==> flow/design.v <==
module p_datapath
	(clk, counter, data_ina, data_inb, data_rdy,key_ina, key_inb, cipher_out);
input clk, data_ina, data_inb;
input [1:0] data_rdy;
input [7:0] counter;
input [63:0] key_ina, key_inb;	
output [127:0] cipher_out;
wire [63:0] Xout_a, Xout_b, Yout_a, Yout_b;
data_share2 share_a(.clk(clk), .data_rdy(data_rdy), .counter(counter[0]), .data_in(data_ina), 
						 .key_in(key_ina), .X_out(Xout_a), .Y_out(Yout_a), .Y_in(Yout_b));				 
data_share2 share_b(.clk(clk), .data_rdy(data_rdy), .counter(counter[0]), .data_in(data_inb), 
						 .key_in(key_inb), .X_out(Xout_b), .Y_out(Yout_b), .Y_in(Yout_a));
wire [127:0] res1, res2;
reg sel1, sel2;
always @(*) begin
	if (134 <= counter) begin
		sel1 <= 1;
		sel2 <= 1;
	end
	else begin		
		sel1 <= 0;
		sel2 <= 0;
	end
end
quick_mux_128 SHARE_A_OUT_MUX_128( .in1({Xout_a, Yout_a}), .in2(128'd0), .out(res1), .sel(sel1) );
quick_mux_128 SHARE_B_OUT_MUX_128( .in1({Xout_b, Yout_b}), .in2(128'd0), .out(res2), .sel(sel2) );
assign cipher_out = res1 ^ res2;
endmodule  
module data_share2(clk, data_rdy, counter, data_in,key_in, X_out, Y_out, Y_in);
input clk, counter, data_in;
input [63:0] key_in;
input [1:0] data_rdy;	
input [63:0] Y_in;
output [63:0] X_out, Y_out;
reg [63:0] X, Y;
wire [63:0] XL1_1, XL2_1, XL8_1;
assign XL1_1 = {X[62:0], X[63]}; 
assign XL2_1 = {X[61:0], X[63:62]}; 
assign XL8_1 = {X[55:0], X[63:56]}; 
wire [63:0] YL1_1, YL8_2;
assign YL1_1 = {Y[62:0], Y[63]}; 
assign YL8_2 = {Y_in[55:0], Y_in[63:56]}; 
wire [63:0] sout1, sout2;
sub1 s1(Y, XL2_1, XL8_1, XL1_1, sout1);
sub1 s2(X, key_in, YL1_1, YL8_2, sout2);
always@(posedge clk)
begin
   if(data_rdy ==1) begin
		{X, Y} <= {data_in, X, Y[63:1]};
	end
	else if(data_rdy ==3) begin			
		if (counter == 1'b0) begin							
			X <= sout1 ;
			Y <= X;
		end
		else begin
			X <= sout2;
		end
	end
end
assign X_out = X;
assign Y_out = Y;
endmodule
module sub1(i1, i2, i3, i4, o1);
input [63:0] i1, i2, i3, i4;
output [63:0] o1;
wire [63:0] andout;
and4 a1(i3[3:0], i4[3:0], andout[3:0]);
and4 a2(i3[7:4], i4[7:4], andout[7:4]);
and4 a3(i3[11:8], i4[11:8], andout[11:8]);
and4 a4(i3[15:12], i4[15:12], andout[15:12]);
and4 a5(i3[19:16], i4[19:16], andout[19:16]);
and4 a6(i3[23:20], i4[23:20], andout[23:20]);
and4 a7(i3[27:24], i4[27:24], andout[27:24]);
and4 a8(i3[31:28], i4[31:28], andout[31:28]);
and4 a9(i3[35:32], i4[35:32], andout[35:32]);
and4 a10(i3[39:36], i4[39:36], andout[39:36]);
and4 a11(i3[43:40], i4[43:40], andout[43:40]);
and4 a12(i3[47:44], i4[47:44], andout[47:44]);
and4 a13(i3[51:48], i4[51:48], andout[51:48]);
and4 a14(i3[55:52], i4[55:52], andout[55:52]);
and4 a15(i3[59:56], i4[59:56], andout[59:56]);
and4 a16(i3[63:60], i4[63:60], andout[63:60]);
assign o1 = i1 ^ i2 ^ andout;
endmodule
module and4(a1, a2, andout);
input [3:0] a1,a2;
output [3:0] andout;
assign andout = a1 & a2;
endmodule
module quick_mux_128(in1, in2, out, sel);
input [127:0] in1,in2;
input sel;
output [127:0] out;
assign out = sel?(in1):in2;
endmodule	
`timescale 1ns / 1ps
module p_keysch10(clk, counter, data_in, data_rdy, key_out);
input clk, data_in;
input [1:0] data_rdy;
input [7:0] counter;
output [63:0] key_out;
reg [63:0] KX, KY;
localparam [0:67] Z = 68'b10101111011100000011010010011000101000010001111110010110110011101011;
localparam [63:0] c = 64'hfffffffffffffffc;
always@(posedge clk)
begin
	if(data_rdy == 2) begin
		{KX, KY} <= {data_in, KX, KY[63:1]};
	end
	else if(data_rdy == 3) begin
		if(counter[0] == 1'b1) begin
			KX <= c ^ Z[counter[7:1]] ^ KY ^ {KX[2:0],KX[63:3]} ^ {KX[3:0],KX[63:4]};
			KY <= KX;
		end
	end
end
assign key_out = KY ;
endmodule
`timescale 1ns / 1ps
module p_keysch11(clk, counter, data_in, data_rdy, key_out);
input clk, data_in;
input [1:0] data_rdy;
input [7:0] counter;
output [63:0] key_out;
reg [63:0] KX, KY;
always@(posedge clk)
begin
	if(data_rdy ==2) begin
		{KX, KY} <= {data_in, KX, KY[63:1]};
	end
	else if(data_rdy ==3) begin
		if(counter[0] == 1'b1) begin
			KX <= KY ^ {KX[2:0],KX[63:3]} ^ {KX[3:0],KX[63:4]};
			KY <= KX;
		end
	end
end
assign key_out = KY ;
endmodule
`timescale 1ns / 1ps
module simon2share(clk, data_ina, data_inb, data_rdy, cipher_out, Done);
input clk;
input data_ina, data_inb;
input [1:0] data_rdy;
output [127:0] cipher_out;
output reg Done;
reg [7:0] counter;
wire [63:0] keya, keyb;
always@(posedge clk)
begin
	if(data_rdy==0) begin
		counter <= 0;
	end
	else if(data_rdy ==3) begin			
		counter <= counter + 1;
	end
end
always @(posedge clk) begin
	if(data_rdy == 3 && (counter == 135))
		Done <= 1;			
	else
		Done <= 0;
end
p_datapath mydatapath(.clk(clk), .counter(counter), 
							 .data_ina(data_ina), .data_inb(data_inb),
							 .data_rdy(data_rdy), 
							 .key_ina(keya), .key_inb(keyb), 
							 .cipher_out(cipher_out));
p_keysch10 mykeysch_a(.clk(clk), .counter(counter), 
							 .data_in(data_ina), .data_rdy(data_rdy), .key_out(keya));
p_keysch11 mykeysch_b(.clk(clk), .counter(counter), 
							 .data_in(data_inb), .data_rdy(data_rdy), .key_out(keyb));						 
endmodule
Step by step through the tools: simon2share
Tool output for the design above, in the order of the flow.
Line numbers count from 1 in the design file above.
Library cell names are shortened.
The mark n/a stands for no value.
- top module: simon2share
- clock port: clk
- library: sky130hd
- library corner: tt_025C_1v80

Word-level counts
Yosys after proc, flatten, opt, wreduce and memory -nomap, before mapping. Memory bits, and registers merged into a memory's read port (data or address), are not among the register bits. Print and check cells are not counted. Equal cells are merged and count once.
- register bits after elaboration: 521
- bits of input ports: 5
- noted output and inout port bits: 129
- noted cells after elaboration: 132
- add/sub/neg operators at 2
- magnitude comparators at 1
- equality and inequality tests at 5
- noted shift-type cells: 1
- noted mux-type cells: 28
- noted bitwise gates (word level): 78
- noted reductions and logical operators: 7
- operator list (kind ; count):
    2-to-1 mux 64 bit ; 24
    XOR 64 bit ; 13
    bitwise AND 4 bit ; 64
    2-to-1 mux 128 bit ; 2
    XOR 128 bit ; 1
    variable part select 68 x 32 -> 1 bit with constant A ; 1
    subtractor 7 x 7 -> 8 bit with constant A ; 1
    adder 8 x 1 -> 8 bit with constant B ; 1
    <= comparator 8 bit with constant A ; 1
    equality test 8 bit with constant B ; 1
    nonzero test 2 bit ; 3
    equality test 2 bit with constant B ; 2
    AND reduction 2 bit ; 2
    equality test 2 x 1 -> 1 bit with constant B ; 1
    != test 2 x 1 -> 1 bit with constant B ; 1
    zero test 2 bit ; 1
    2-to-1 mux 1 bit ; 2
    logical AND 1 bit ; 1

Logic depth
Depth = most cells in a row (Yosys ltp): at word level without a register or memory, in the mapped netlist without a sequential cell, where the memories' decode and read muxes count.
- depth in word-level cells: 8
- ABC_AREA at 1
- mapped depth at 15
- depth with buffers taken out at 14

After synthesis
Source: synth_stat.txt of the flow (Yosys; design flattened, memories mapped). It holds for the ABC_AREA given above (unset counts as 0); a run with the other value may have another netlist.
- cells by type (cell type ; count ; area in all (um^2)):
    edfxtp_1 ; 512 ; 1.54E+04
    nand2_1 ; 1111 ; 4170.25
    xor2_1 ; 381 ; 3336.95
    o21ai_0 ; 306 ; 1.53E+03
    a21oi_1 ; 255 ; 1.28E+03
    xnor2_1 ; 136 ; 1.19E+03
    inv_1 ; 306 ; 1.15E+03
    nor2_1 ; 298 ; 1.12E+03
    a31oi_1 ; 132 ; 825.792
    clkbuf_1 ; 189 ; 709.43
    nor3b_2 ; 55 ; 688.16
    buf_2 ; 80 ; 400.384
    o22ai_1 ; 60 ; 375.36
    o221ai_1 ; 30 ; 262.752
    a22oi_1 ; 34 ; 255.245
    nand3_1 ; 43 ; 215.206
    dfxtp_1 ; 9 ; 180.173
    buf_6 ; 7 ; 78.826
Other cell types: 17; their cells: 42.
- mapped cells at 3986
- mapped area at 0.0334558 mm^2
- noted area of sequential cells: 0.0155549 mm^2
- flip-flop cells at 521
- buffers: 285

Worst setup path after synthesis
Source: OpenSTA report_checks on the synthesized netlist (no wires, ideal clock, input and output delay 20% of the period each), path of least setup slack; recovery checks are left aside. Register names are those of the netlist, which keeps one name where synthesis merged equal registers.
- kind: input to register
- from: input data_rdy[0]
- to: register mykeysch_a.KX[0]
- period at 5000 ps
- noted external input delay: 1000 ps
- setup time: 957 ps
- launch time at the first pin: 1000 ps
- noted data arrival time: 13465 ps
- noted data required time: 4043 ps
- noted setup slack: -9422 ps
- path delay: 13422 ps
- stages at 2
- path buffers at 1
- synthesis period reached: 14422 ps
"path delay" = arrival - input delay + setup time.
"stages" counts driving pins, that of a launching flip-flop among them; a cell with two outputs on the path counts twice.
"synthesis period reached" is the clock period less the worst setup slack; recovery checks do not enter. This is arithmetic on one report: input and output delays are still those of the set period (20% each).
Between the ends stands the longest chain of elaborated cells between them, by number of cells; it is not shown to be the way that was timed. Of several equally long chains one is given.
Each line given opens the expression or statement behind the cell; cells for indexed reads and writes are added by Yosys, which also makes memories of some case tables.
Only ways into the end's enable, where the timed path ends, are counted here.
- path through: buf_4 > a21oi_1
- noted cells in the longest elaborated chain: 3
- noted elaborated cells between the ends (all ways): 5
- those cells by class: eq/ne: 2; reduce/logical: 3
- ends and longest elaborated chain, after synthesis (element ; line ; RTL):
    start, declared ; 145 ; input [1:0] data_rdy;
    equality test 2 bit ; 111 ; else if(data_rdy == 3) begin
    nonzero test 2 bit ; n/a ;
    AND reduction 2 bit ; n/a ;
    end, assigned ; 113 ; KX <= c ^ Z[counter[7:1]] ^ KY ^ {KX[2:0],KX[63:3]} ^ {KX[3:0],KX[63:4]};
    end, declared ; 103 ; reg [63:0] KX, KY;

Path in the finished layout
Path of least setup slack in the final report of flow run 1 (OpenROAD, finished layout, wires in). Where an end is a register, its clock arrival counts in the times.
The report prints the path's times to 10 ps; the period is as set.
- kind: register to output
- from: register counter[4]
- to: output cipher_out[79]
- period at 3880 ps
- output delay at 780 ps
- launch time at the first pin: 650 ps
- noted data arrival time: 2710 ps
- noted data required time: 3100 ps
- noted setup slack: 400 ps
- stages at 11
- path buffers at 4
Between the ends stands the longest chain of elaborated cells between them, by number of cells; it is not shown to be the way that was timed. Of several equally long chains one is given.
- path through: dfxtp_1 > nor2_4 > nand3_4 > nand2_4 > o31ai_4 > a21oi_4 > buf_12 > buf_12 > buf_6 > a21oi_1 > clkdlybuf4s50_1
- noted cells in the longest elaborated chain: 4
- noted elaborated cells between the ends (all ways): 5
- noted RTL lines with such cells: 3
- those cells by class: compare: 1; mux: 3; logic: 1
- ends and longest elaborated chain, post-layout (element ; line ; RTL):
    start, declared ; 148 ; reg [7:0] counter;
    start, assigned ; 153 ; counter <= 0;
    start, assigned ; 156 ; counter <= counter + 1;
    <= comparator 8 bit ; 16 ; if (134 <= counter) begin
    2-to-1 mux 1 bit ; 16 ;
    2-to-1 mux 128 bit ; 95 ; assign out = sel?(in1):in2;
    XOR 128 bit ; 27 ; assign cipher_out = res1 ^ res2;
    end, declared ; 146 ; output [127:0] cipher_out;

# Flow runs of simon2share

Record of 3 stored runs of the RTL-to-layout flow on simon2share, platform sky130hd. The runs are unordered. Constraints: input delay and output delay 20% of the set period each, output load 0.01 pF.
"clock period achieved" = clock period - worst setup slack. The figure is calculated, with input and output delays left at 20% of the set period.
"critical setup path time": the worst setup path's part of the clock period (all of it between registers, 20% less for each end at a port) less its slack. A launch clock that arrives late makes it longer, a capture clock that arrives late makes it shorter.
"total design power" rests on the timing tool's default activity at the inputs, not on a simulated workload.
"critical setup path time" is given in steps of 10 ps.

Flow run 1

==> flow/run.sh <==
#!/bin/bash
# the make line also repeats the synthesis and layout settings of config.mk as NAME=value (left out here)
make -C /OpenROAD-flow-scripts/flow DESIGN_CONFIG=/design/flow/config.mk WORK_HOME=/design/flow/orfs CLKGATE_MAP_FILE= finish
==> flow/config.mk <==
export PLATFORM = sky130hd
export DESIGN_NAME = simon2share
export DESIGN_NICKNAME = simon2share
export VERILOG_FILES = /design/flow/design.v
export SDC_FILE = /design/flow/constraint.sdc
export NUM_CORES = 4
export LEC_CHECK = 0
export ABC_AREA = 1
export CAP_MARGIN = 15
export CELL_PAD_IN_SITES_GLOBAL_PLACEMENT = 0
export CORE_ASPECT_RATIO = 1.79
export CORE_MARGIN = 2
export CORE_UTILIZATION = 28
export CTS_CLUSTER_DIAMETER = 323
export GPL_ROUTABILITY_DRIVEN = 0
export MAX_ROUTING_LAYER = met4
export PLACE_DENSITY_LB_ADDON = 0.07
export SETUP_SLACK_MARGIN = 0.33
export SLEW_MARGIN = 5
==> flow/constraint.sdc <==
create_clock -name core_clock -period 3.88 [get_ports {clk}]
set_input_delay 0.7760 -clock core_clock [delete_from_list [all_inputs] [get_ports {clk}]]
set_output_delay 0.7760 -clock core_clock [all_outputs]
set_load 0.01 [all_outputs]

Measured in flow run 1:
- standard-cell area after routing at 0.0380578 mm^2
- noted the total negative setup slack: 0 ps
- noted the critical setup path time: 2710 ps
- worst path kind: register to output
- noted the clock period achieved: 3482 ps
- smallest hold slack: 491 ps
- noted the netlist area reported by Yosys: 0.0334558 mm^2
- final utilization at 32.1 %
- total design power: 23.467 mW
- noted the worst setup slack after layout: 398 ps
- die outline area: 0.122385 mm^2

Flow run 2

==> flow/run.sh <==
#!/bin/bash
# the make line also repeats the synthesis and layout settings of config.mk as NAME=value (left out here)
make -C /OpenROAD-flow-scripts/flow DESIGN_CONFIG=/design/flow/config.mk WORK_HOME=/design/flow/orfs CLKGATE_MAP_FILE= finish
==> flow/config.mk <==
export PLATFORM = sky130hd
export DESIGN_NAME = simon2share
export DESIGN_NICKNAME = simon2share
export VERILOG_FILES = /design/flow/design.v
export SDC_FILE = /design/flow/constraint.sdc
export NUM_CORES = 4
export LEC_CHECK = 0
export CAP_MARGIN = 20
export CELL_PAD_IN_SITES_DETAIL_PLACEMENT = 0
export CORE_MARGIN = 7
export CORE_UTILIZATION = 40
export CTS_CLUSTER_SIZE = 100
export GPL_ROUTABILITY_DRIVEN = 0
export GPL_TIMING_DRIVEN = 0
export HOLD_SLACK_MARGIN = -0.07
export MAX_ROUTING_LAYER = met4
export PLACE_DENSITY = 0.6
export SLEW_MARGIN = 25
==> flow/constraint.sdc <==
create_clock -name core_clock -period 5.0 [get_ports {clk}]
set_input_delay 1.0000 -clock core_clock [delete_from_list [all_inputs] [get_ports {clk}]]
set_output_delay 1.0000 -clock core_clock [all_outputs]
set_load 0.01 [all_outputs]

Measured in flow run 2:
- noted the total negative setup slack: 0 ps
- noted the netlist area reported by Yosys: 0.0327001 mm^2
- smallest hold slack: 610 ps
- final utilization at 47.3 %
- noted the worst setup slack after layout: 311 ps
- noted the clock period achieved: 4689 ps
- standard-cell area after routing at 0.0381578 mm^2
- noted the critical setup path time: 3690 ps
- worst path kind: register to output
- die outline area: 0.089952 mm^2
- total design power: 21.517 mW

Flow run 3

==> flow/run.sh <==
#!/bin/bash
# the make line also repeats the synthesis and layout settings of config.mk as NAME=value (left out here)
make -C /OpenROAD-flow-scripts/flow DESIGN_CONFIG=/design/flow/config.mk WORK_HOME=/design/flow/orfs CLKGATE_MAP_FILE= finish
==> flow/config.mk <==
export PLATFORM = sky130hd
export DESIGN_NAME = simon2share
export DESIGN_NICKNAME = simon2share
export VERILOG_FILES = /design/flow/design.v
export SDC_FILE = /design/flow/constraint.sdc
export NUM_CORES = 4
export LEC_CHECK = 0
export CAP_MARGIN = 20
export CELL_PAD_IN_SITES_DETAIL_PLACEMENT = 1
export CORE_MARGIN = 2
export CORE_UTILIZATION = 40
export CTS_CLUSTER_SIZE = 15
export PLACE_DENSITY = 0.6
export SLEW_MARGIN = 5
==> flow/constraint.sdc <==
create_clock -name core_clock -period 5.0 [get_ports {clk}]
set_input_delay 1.0000 -clock core_clock [delete_from_list [all_inputs] [get_ports {clk}]]
set_output_delay 1.0000 -clock core_clock [all_outputs]
set_load 0.01 [all_outputs]

Measured in flow run 3:
- noted the critical setup path time: 3560 ps
- worst path kind: register to output
- standard-cell area after routing at 0.0367678 mm^2
- noted the clock period achieved: 4555 ps
- final utilization at 45.6 %
- total design power: 21.150 mW
- noted the netlist area reported by Yosys: 0.0327001 mm^2
- die outline area: 0.0840536 mm^2
- smallest hold slack: 616 ps
- noted the worst setup slack after layout: 445 ps
- noted the total negative setup slack: 0 ps
